==> flow/design.v <==
module huff_encoder (
	clk,
	reset,
	io_in,
	io_out
);
	input wire clk;
	input wire reset;
	input wire [11:0] io_in;
	output reg [11:0] io_out;
	reg [23:0] data_in;
	reg [8:0] freq_in;
	reg [1:0] count;
	reg [3:0] odd_idx;
	reg [3:0] even_idx;
	wire [56:0] initial_node;
	reg [2:0] state;
	reg [19:0] huff_tree [0:5];
	reg [56:0] in_huff_tree;
	reg [2:0] in_pad;
	wire [2:0] out_pad;
	wire [75:0] out_huff_tree;
	wire [18:0] merged_node;
	reg [8:0] encoded_value;
	reg [8:0] encoded_mask;
	reg done;
	reg [14:0] character;
	reg [2:0] encoded_value_h [0:5];
	reg [2:0] a;
	reg [2:0] b;
	reg [2:0] c;
	reg [2:0] encoded_value_l;
	reg [2:0] encoded_value_r;
	reg is_n_odd;
	freq_calc freq_calc_ins(
		.data_in(data_in),
		.freq_in(freq_in),
		.node(initial_node)
	);
	node_sorter node_sorter_ins(
		.clk(clk),
		.input_node(in_huff_tree[0+:57]),
		.input_pad(in_pad),
		.output_node(out_huff_tree[19+:57]),
		.output_pad(out_pad)
	);
	assign out_huff_tree[0+:19] = 19'b0;
	merge_nodes merge_nodes_ins(
		.min_node(out_huff_tree[57+:19]),
		.second_min_node(out_huff_tree[38+:19]),
		.merged_node(merged_node)
	);
	always @(posedge clk) begin : huffman_enc
		if (reset) begin
			state <= 3'b001;
			a <= 3'd0;
			b <= 3'b000;
			c <= 3'b000;
			done = 'b0;
			in_pad <= 3'b000;
			begin : sv2v_autoblock_1
				reg signed [31:0] i;
				for (i = 0; i < 3; i = i + 1)
					begin
						encoded_value[(2 - i) * 3+:3] = 'b0;
						encoded_mask[(2 - i) * 3+:3] = 'b0;
						in_huff_tree[((2 - i) * 19) + 18-:5] <= 'b0;
						in_huff_tree[((2 - i) * 19) + 13-:3] <= 'b0;
						in_huff_tree[((2 - i) * 19) + 10] <= 'b0;
						in_huff_tree[((2 - i) * 19) + 9-:5] <= 'b0;
						in_huff_tree[((2 - i) * 19) + 4-:5] <= 'b0;
						character[(2 - i) * 5+:5] = 'b0;
					end
			end
			begin : sv2v_autoblock_2
				reg signed [31:0] i;
				for (i = 0; i < 6; i = i + 1)
					begin
						encoded_value_h[i] = 'b0;
						huff_tree[i][19-:5] = 'b0;
						huff_tree[i][14] = 1'b0;
						huff_tree[i][3-:2] = 'b0;
						huff_tree[i][13-:5] = 'b0;
						huff_tree[i][8-:5] = 'b0;
						huff_tree[i][1-:2] = 'b0;
					end
			end
			encoded_value_l = 'b0;
			encoded_value_r = 'b0;
		end
		else
			case (state)
				3'b001: begin
					done = 'b0;
					io_out <= 'b0;
					a <= 'b0;
					b <= 'b0;
					if (io_in[11] == 1'b1) begin
						if (c < 3) begin
							data_in[(2 - c) * 8+:8] <= io_in[7:0];
							freq_in[(2 - c) * 3+:3] <= io_in[10:8];
						end
						c <= c + 1'b1;
					end
					state <= (c == 3 ? 3'b010 : 3'b001);
				end
				3'b010: begin
					count = 3;
					begin : sv2v_autoblock_3
						reg signed [31:0] i;
						for (i = 0; i < 3; i = i + 1)
							in_huff_tree[(2 - i) * 19+:19] <= initial_node[(2 - i) * 19+:19];
					end
					in_pad <= 3'b000;
					state <= 3'b011;
				end
				3'b011: state <= 3'b100;
				3'b100: begin
					in_huff_tree[38+:19] <= merged_node;
					in_huff_tree[0+:38] <= out_huff_tree[0+:38];
					in_pad <= {out_pad[2] | out_pad[1], out_pad[0], 1'b1};
					count = count - 1'b1;
					even_idx = count << 1'b1;
					odd_idx = even_idx + 1'b1;
					huff_tree[even_idx][19-:5] = out_huff_tree[75-:5];
					huff_tree[odd_idx][19-:5] = out_huff_tree[56-:5];
					huff_tree[even_idx][14] = out_huff_tree[67];
					huff_tree[odd_idx][14] = out_huff_tree[48];
					huff_tree[even_idx][13-:5] = out_huff_tree[66-:5];
					huff_tree[odd_idx][13-:5] = out_huff_tree[47-:5];
					huff_tree[even_idx][8-:5] = out_huff_tree[61-:5];
					huff_tree[odd_idx][8-:5] = out_huff_tree[42-:5];
					huff_tree[1][19-:5] = out_huff_tree[75-:5];
					huff_tree[1][14] = out_huff_tree[67];
					huff_tree[1][13-:5] = out_huff_tree[66-:5];
					huff_tree[1][8-:5] = out_huff_tree[61-:5];
					if (!(count[0] | count[1]))
						state <= 3'b101;
					else
						state <= 3'b011;
				end
				3'b101: begin
					begin : sv2v_autoblock_4
						reg signed [31:0] l;
						for (l = 5; l > 1; l = l - 1)
							begin : sv2v_autoblock_5
								reg signed [31:0] n;
								for (n = 1; n < 6; n = n + 1)
									if ((huff_tree[n][14] == 'b0) && ((huff_tree[n][13-:5] == huff_tree[l][19-:5]) || (huff_tree[n][8-:5] == huff_tree[l][19-:5])))
										huff_tree[l][3-:2] = n;
							end
					end
					begin : sv2v_autoblock_6
						reg signed [31:0] n;
						for (n = 2; n < 6; n = n + 1)
							huff_tree[n][1-:2] = huff_tree[huff_tree[n][3-:2]][1-:2] + 1'b1;
					end
					state <= 3'b110;
				end
				3'b110: begin
					begin : sv2v_autoblock_7
						reg signed [31:0] n;
						for (n = 2; n < 6; n = n + 1)
							begin
								encoded_value_l = encoded_value_h[huff_tree[n][3-:2]] << 1'b1;
								encoded_value_r = (encoded_value_h[huff_tree[n][3-:2]] << 1'b1) | 1'b1;
								is_n_odd = n[0];
								if (huff_tree[n][3-:2] != 1'b1)
									encoded_value_h[n] = (is_n_odd ? encoded_value_r : encoded_value_l);
								else if (huff_tree[n][3-:2] == 1'b1)
									encoded_value_h[n][0] = (is_n_odd ? 1'b1 : 1'b0);
							end
					end
					begin : sv2v_autoblock_8
						integer i;
						for (i = 0; i <= 2; i = i + 1)
							begin : sv2v_autoblock_9
								reg signed [31:0] n;
								for (n = 1; n < 6; n = n + 1)
									if ((huff_tree[n][19-:5] == data_in[((2 - i) * 8) + 3-:4]) && (huff_tree[n][14] == 'b1)) begin
										encoded_mask[(2 - i) * 3+:3] = (1'b1 << huff_tree[n][1-:2]) - 1'b1;
										encoded_value[(2 - i) * 3+:3] = encoded_value_h[n];
										character[(2 - i) * 5+:5] = huff_tree[n][19-:5];
									end
							end
					end
					state <= 3'b111;
				end
				3'b111: begin
					c <= 'b0;
					done = 1'b1;
					io_out[8:0] <= (b[0] == 1'b0 ? {done, 3'b011, (a > 2 ? 5'b00000 : character[(2 - a) * 5+:5])} : {done, 2'b00, encoded_mask[(2 - a) * 3+:3], encoded_value[(2 - a) * 3+:3]});
					b <= b + 1'b1;
					a <= (b[0] == 1'b1 ? a + 1 : a);
					state <= (a > 2 ? 3'b001 : 3'b111);
				end
				default: state <= 3'b001;
			endcase
	end
endmodule
module freq_calc (
	data_in,
	freq_in,
	node
);
	input wire [23:0] data_in;
	input wire [8:0] freq_in;
	output reg [56:0] node;
	always @(*) begin : sv2v_autoblock_1
		reg signed [31:0] i;
		for (i = 0; i < 3; i = i + 1)
			begin
				node[((2 - i) * 19) + 18-:5] = data_in[(2 - i) * 8+:8];
				node[((2 - i) * 19) + 13-:3] = freq_in[(2 - i) * 3+:3];
				node[((2 - i) * 19) + 9-:5] = 'b0;
				node[((2 - i) * 19) + 4-:5] = 'b0;
				node[((2 - i) * 19) + 10] = 1'b1;
			end
	end
endmodule
module node_sorter (
	clk,
	input_node,
	input_pad,
	output_node,
	output_pad
);
	input wire clk;
	input wire [56:0] input_node;
	input wire [2:0] input_pad;
	output reg [56:0] output_node;
	output reg [2:0] output_pad;
	reg [18:0] temp_node;
	reg [56:0] sort_tmp;
	reg [2:0] pad_tmp;
	always @(posedge clk) begin
		begin : sv2v_autoblock_1
			reg signed [31:0] i;
			for (i = 0; i < 3; i = i + 1)
				sort_tmp = input_node;
		end
		pad_tmp = input_pad;
		begin : sv2v_autoblock_2
			reg signed [31:0] j;
			for (j = 0; j < 2; j = j + 1)
				begin : sv2v_autoblock_3
					reg signed [31:0] k;
					for (k = 0; k < 2; k = k + 1)
						if (!(pad_tmp[2 - k] | pad_tmp[2 - (k + 1)]) && (((sort_tmp[((2 - k) * 19) + 13-:3] == sort_tmp[((2 - (k + 1)) * 19) + 13-:3]) && (sort_tmp[((2 - k) * 19) + 18-:5] > sort_tmp[((2 - (k + 1)) * 19) + 18-:5])) || (sort_tmp[((2 - k) * 19) + 13-:3] > sort_tmp[((2 - (k + 1)) * 19) + 13-:3]))) begin
							temp_node = sort_tmp[(2 - k) * 19+:19];
							sort_tmp[(2 - k) * 19+:19] = sort_tmp[(2 - (k + 1)) * 19+:19];
							sort_tmp[(2 - (k + 1)) * 19+:19] = temp_node;
							pad_tmp[2 - k] = 1'b0;
							pad_tmp[2 - (k + 1)] = 1'b0;
						end
				end
		end
		output_node <= sort_tmp;
		output_pad <= pad_tmp;
	end
endmodule
module merge_nodes (
	min_node,
	second_min_node,
	merged_node
);
	input wire [18:0] min_node;
	input wire [18:0] second_min_node;
	output wire [18:0] merged_node;
	assign merged_node[18-:5] = min_node[18-:5] + second_min_node[18-:5];
	assign merged_node[13-:3] = min_node[13-:3] + second_min_node[13-:3];
	assign merged_node[9-:5] = min_node[18-:5];
	assign merged_node[4-:5] = second_min_node[18-:5];
	assign merged_node[10] = 1'b0;
endmodule
`default_nettype none
module my_chip (
    input logic [11:0] io_in,  
    output logic [11:0] io_out,  
    input logic clock,
    input logic reset  
);
    huff_encoder DUT(.clk(clock), .reset(reset), .io_in(io_in), .io_out(io_out));  
endmodule
**From RTL to reports: my_chip**

What the tools print for my_chip, step after step.
Line numbers count from 1 in the design file above.
Operators: Yosys type, input widths -> output width; for muxes data width and select width s.
Cell names lack the library's common part.
A cell with -- has no value.

- Top: my_chip
- Clock: clock
- Standard-cell library: sky130hd
- Corner: tt_025C_1v80

**Word-level counts**

Yosys after proc, flatten, opt, wreduce and memory -nomap, before mapping. Print and check cells are not counted.

- Register bits after elaboration: 306
- Input port bits: 14
- Output and inout bits: 12
- Cells after elaboration: 500

- Add/sub/neg operators: 19
- $mul: 3
- Order comparisons: 10
- Equal/unequal tests: 107
- Shifts and indexed selects: 11
- Muxes and demuxes: 164
- Bitwise logic cells: 18
- Reduce/logical cells: 102

Operators by type and width:

| kind | number |
|---|---|
| $eq 5x5->1 | 40 |
| $mux 5 | 34 |
| $mux 19 | 8 |
| $mul 32x2->32 const B | 2 |
| $mul 32x3->32 const B | 1 |
| $mux 3 | 31 |
| $mux 2 | 43 |
| $eq 5x4->1 | 15 |
| $pmux 5 s2 | 7 |
| $neg 32->33 | 2 |
| $shiftx 9x32->3 | 2 |
| $logic_and 1x1->1 | 43 |
| $pmux 3 s2 | 7 |
| $eq 2x2->1 const B | 17 |
| $shift 3x33->9 | 1 |
| $shift 3x33->9 const A | 1 |
| $shift 8x33->24 | 1 |
| $shift 8x33->24 const A | 1 |
| $shiftx 15x32->5 | 1 |
| $pmux 2 s4 | 4 |
| $eq 2x1->1 const B | 13 |
| $logic_or 1x1->1 | 24 |
| $and 24x24->24 | 1 |
| $or 24x24->24 | 1 |
| $not 24->24 | 1 |
| $pmux 2 s3 | 4 |
| $reduce_and 2->1 | 11 |
| $pmux 3 s7 | 1 |

Not listed: further kinds 34, cells in them 117.

**Depth**

Yosys ltp: most cells in a row. Word level: on the elaborated netlist, between registers, memories and ports. Mapped: between sequential cells and ports; inverters and the memories' decode and read muxes count.

- Word-level depth: 23
- ABC_AREA: 1
- Depth in mapped cells: 43
- Mapped depth without buffers: 37

**Mapped cells and area**

Source: synth_stat.txt of the flow (Yosys; design flattened, memories mapped). It holds for the ABC_AREA given above (unset counts as 0); a run with the other value may have another netlist.
Totals and module areas in this step are rounded.

- Mapped cells: 2775
- Mapped area: 19000 um2
- Sequential area: 6300 um2
- Flip-flop cells: 296
- Buffers: 181

Cells by type:

| cell | number | total area (um2) |
|---|---|---|
| dfxtp_1 | 262 | 5245.03 |
| nand2_1 | 617 | 2.32E+03 |
| o21ai_0 | 347 | 1.74E+03 |
| edfxtp_1 | 34 | 1.02E+03 |
| inv_1 | 263 | 987.197 |
| a21oi_1 | 176 | 880.845 |
| ha_1 | 67 | 838.304 |
| nor2_1 | 194 | 728.198 |
| xor2_1 | 68 | 595.571 |
| nand3_1 | 110 | 550.528 |
| xnor2_1 | 52 | 455.437 |
| clkbuf_1 | 104 | 390.374 |
| o22ai_1 | 56 | 350.336 |
| a211oi_1 | 35 | 262.752 |
| o211ai_1 | 28 | 210.202 |
| o221ai_1 | 23 | 201.443 |
| buf_2 | 39 | 195.187 |
| nor3_1 | 37 | 185.178 |

Other cell types: 43; their cells: 263.

**Worst setup path after synthesis**

OpenSTA on the mapped netlist: ideal clock, no wires. The path of least setup slack (recovery checks aside). Input and output delay are each 20% of the period. Register names are those of the netlist, which keeps one name where synthesis merged equal registers.

- Path kind: reg-to-reg
- Start point: register DUT.in_huff_tree[37]
- End point: register DUT.node_sorter_ins.output_node[30]
- Clock period: 12.0 ns
- Library setup time: 0.074 ns
- Launch time at the first pin: 0.000 ns
- Arrival: 5.898 ns
- Data required time: 11.926 ns
- Setup slack: 6.028 ns
- Delay of the path: 5.972 ns
- Stages on the path: 44
- Buffers on the path: 6
- Synthesis period reached: 5.972 ns

"delay of the path" is the arrival time less input delay plus setup time.
"stages on the path" counts driving pins, that of a launching flip-flop among them; a cell with two outputs on the path counts twice.
"synthesis period reached" = period - worst setup slack (recovery checks aside). The figure is calculated, with input and output delays left at 20% of the set period.
The rows between start and end are the longest chain of elaborated cells between them; the timing report does not say that the signal goes this way. Where chains are equally long, one stands for them.
Each line given opens the expression or statement behind the cell; cells for indexed reads and writes are added by Yosys, which also makes memories of some case tables.
At most two assigning lines are given for a register; there are more.

- Cell sequence: dfxtp_1 > inv_1 > ha_1 > a21oi_1 > o221ai_1 > o21ai_0 > nand4_1 > nand2_2 > inv_2 > buf_2 > nand2_1 > o21ai_0 > ha_1 > nand4_1 > o221ai_1 > o21ai_0 > nand4_1 > nand2_1 > [8 not listed] > nand4_1 > nand3_1 > clkbuf_1 > inv_1 > clkbuf_1 > nand2_1 > o21ai_0 > ha_1 > nand4_1 > o221ai_1 > o21ai_0 > nand2_1 > nand3_1 > inv_1 > clkbuf_1 > clkbuf_1 > nand2_1 > o21ai_0
- Cells in the longest elaborated chain: 20
- Elaborated cells on any way between the ends: 39
- Source lines of those cells: 1
- Those cells by class: compare: 7; eq/ne: 3; mux: 11; logic: 3; reduce/logical: 15

RTL lines, path after synthesis:

| element | RTL line | RTL |
|---|---|---|
| from (decl) | 19 | `reg [56:0] in_huff_tree;` |
| from (assign) | 112 | `in_huff_tree[(2 - i) * 19+:19] <= initial_node[(2 - i) * 19+:19];` |
| from (assign) | 120 | `in_huff_tree[0+:38] <= out_huff_tree[0+:38];` |
| $gt 5x5->1 | 249 | `if (!(pad_tmp[2 - k] \| pad_tmp[2 - (k + 1)]) && (((sort_tmp[((2 - k) * 19) + 13-:3] == sort_tmp[((2 - (k + 1)) ...` |
| $logic_and 1x1->1 | 249 |  |
| $logic_or 1x1->1 | 249 |  |
| $logic_and 1x1->1 | 249 |  |
| $mux 19 | 249 |  |
| $gt 5x5->1 | 249 |  |
| $logic_and 1x1->1 | 249 |  |
| [6 not listed] | -- |  |
| $logic_and 1x1->1 | 249 |  |
| $mux 19 | 249 |  |
| $gt 5x5->1 | 249 |  |
| $logic_and 1x1->1 | 249 |  |
| $logic_or 1x1->1 | 249 |  |
| $logic_and 1x1->1 | 249 |  |
| $mux 19 | 249 |  |
| to (assign) | 258 | `output_node <= sort_tmp;` |
| to (decl) | 231 | `output reg [56:0] output_node;` |

**Timing after layout**

Path of least setup slack in the final report of flow run A (OpenROAD, finished layout, wires in). Where an end is a register, its clock arrival counts in the times.

- Path kind: reg-to-reg
- Start point: register DUT.in_huff_tree[35]
- End point: register DUT.node_sorter_ins.output_node[14]
- Clock period: 12.0 ns
- Library setup time: 0.16 ns
- Launch time at the first pin: 0.62 ns
- Arrival: 9.33 ns
- Data required time: 12.44 ns
- Setup slack: 3.11 ns
- Stages on the path: 37
- Buffers on the path: 3

The rows between start and end are the longest chain of elaborated cells between them; the timing report does not say that the signal goes this way. Where chains are equally long, one stands for them.
At most two assigning lines are given for a register; there are more.

- Cell sequence: dfxtp_1 > inv_1 > ha_1 > a21oi_1 > o221ai_1 > o21ai_0 > nand4_1 > nand2_2 > buf_4 > nand2_1 > o21ai_0 > inv_1 > ha_1 > nand4_1 > o221ai_1 > o21ai_0 > nand4_1 > nand2_1 > inv_1 > o21ai_0 > ha_1 > nand4_1 > o221ai_1 > o21ai_0 > nand4_1 > nand3_2 > buf_12 > inv_1 > o21ai_0 > ha_1 > nand4_1 > o221ai_1 > o21ai_0 > nand2_1 > nand3_1 > buf_4 > o21ai_0
- Cells in the longest elaborated chain: 20
- Elaborated cells on any way between the ends: 39
- Source lines of those cells: 1
- Those cells by class: compare: 7; eq/ne: 3; mux: 11; logic: 3; reduce/logical: 15

RTL lines, path post-layout:

| element | RTL line | RTL |
|---|---|---|
| from (decl) | 19 | `reg [56:0] in_huff_tree;` |
| from (assign) | 112 | `in_huff_tree[(2 - i) * 19+:19] <= initial_node[(2 - i) * 19+:19];` |
| from (assign) | 120 | `in_huff_tree[0+:38] <= out_huff_tree[0+:38];` |
| $gt 5x5->1 | 249 | `if (!(pad_tmp[2 - k] \| pad_tmp[2 - (k + 1)]) && (((sort_tmp[((2 - k) * 19) + 13-:3] == sort_tmp[((2 - (k + 1)) ...` |
| $logic_and 1x1->1 | 249 |  |
| $logic_or 1x1->1 | 249 |  |
| $logic_and 1x1->1 | 249 |  |
| $mux 19 | 249 |  |
| $gt 5x5->1 | 249 |  |
| $logic_and 1x1->1 | 249 |  |
| [6 not listed] | -- |  |
| $logic_and 1x1->1 | 249 |  |
| $mux 19 | 249 |  |
| $gt 5x5->1 | 249 |  |
| $logic_and 1x1->1 | 249 |  |
| $logic_or 1x1->1 | 249 |  |
| $logic_and 1x1->1 | 249 |  |
| $mux 19 | 249 |  |
| to (assign) | 258 | `output_node <= sort_tmp;` |
| to (decl) | 231 | `output reg [56:0] output_node;` |

Top module my_chip; platform sky130hd; tools Yosys and OpenROAD; 5 stored runs in no particular order. Input and output delays are each 20% of the period that was set; the output load is 0.01 pF.
"period achieved" = clock period - worst setup slack. The figure is calculated, with input and output delays left at 20% of the set period.
By "time of the worst setup path" is meant the share of the clock period that the worst setup path is allowed (20% is reserved at inputs, 20% at outputs), minus its slack. Clock arrival times at its registers enter into it.
"total power after layout" rests on the timing tool's default activity at the inputs, not on a simulated workload.
Values from the reports are rounded here.

### Flow run A

Settings: `ABC_AREA=1`, `CAP_MARGIN=40`, `CELL_PAD_IN_SITES_DETAIL_PLACEMENT=2`, `CORE_MARGIN=2`, `CORE_UTILIZATION=29`, `PLACE_DENSITY_LB_ADDON=0.29`, `SETUP_SLACK_MARGIN=2.36`, `SLEW_MARGIN=10`, `TNS_END_PERCENT=75`, `period_ns=12.0`

- Total die area: 68000 um2
- Yosys chip area after synthesis: 19000 um2
- Time of the worst setup path: 8.89 ns
- Worst setup path kind: reg-to-reg
- Total power after layout: 3.7 mW
- Period achieved: 8.887 ns
- Worst setup slack after layout: 3.1 ns
- Standard-cell area of the final layout: 21000 um2

### Flow run B

Settings: `period_ns=12.0`, `CAP_MARGIN=20`, `CORE_MARGIN=2`, `CORE_UTILIZATION=40`, `SLEW_MARGIN=20`

- Total die area: 49000 um2
- Yosys chip area after synthesis: 19000 um2
- Time of the worst setup path: 9.21 ns
- Worst setup path kind: reg-to-reg
- Total power after layout: 3.0 mW
- Period achieved: 9.214 ns
- Worst setup slack after layout: 2.8 ns
- Standard-cell area of the final layout: 21000 um2

### Flow run C

Settings: `CAP_MARGIN=10`, `SLEW_MARGIN=35`, `period_ns=12.0`, `CORE_MARGIN=2`, `CORE_UTILIZATION=40`

- Total die area: 49000 um2
- Yosys chip area after synthesis: 19000 um2
- Time of the worst setup path: 9.24 ns
- Worst setup path kind: reg-to-reg
- Total power after layout: 3.0 mW
- Period achieved: 9.244 ns
- Worst setup slack after layout: 2.8 ns
- Standard-cell area of the final layout: 21000 um2

### Flow run D

Settings: `CORE_UTILIZATION=53`, `period_ns=9.41`, `CAP_MARGIN=20`, `CORE_MARGIN=2`, `SLEW_MARGIN=20`

- Total die area: 38000 um2
- Yosys chip area after synthesis: 19000 um2
- Time of the worst setup path: 8.34 ns
- Worst setup path kind: reg-to-reg
- Total power after layout: 3.9 mW
- Period achieved: 8.338 ns
- Worst setup slack after layout: 1.1 ns
- Standard-cell area of the final layout: 21000 um2

### Flow run E

Settings: `SETUP_SLACK_MARGIN=0.35`, `period_ns=9.41`, `CAP_MARGIN=20`, `CORE_MARGIN=2`, `CORE_UTILIZATION=40`, `SLEW_MARGIN=20`

- Total die area: 49000 um2
- Yosys chip area after synthesis: 19000 um2
- Time of the worst setup path: 8.47 ns
- Worst setup path kind: reg-to-reg
- Total power after layout: 3.8 mW
- Period achieved: 8.468 ns
- Worst setup slack after layout: 0.94 ns
- Standard-cell area of the final layout: 21000 um2
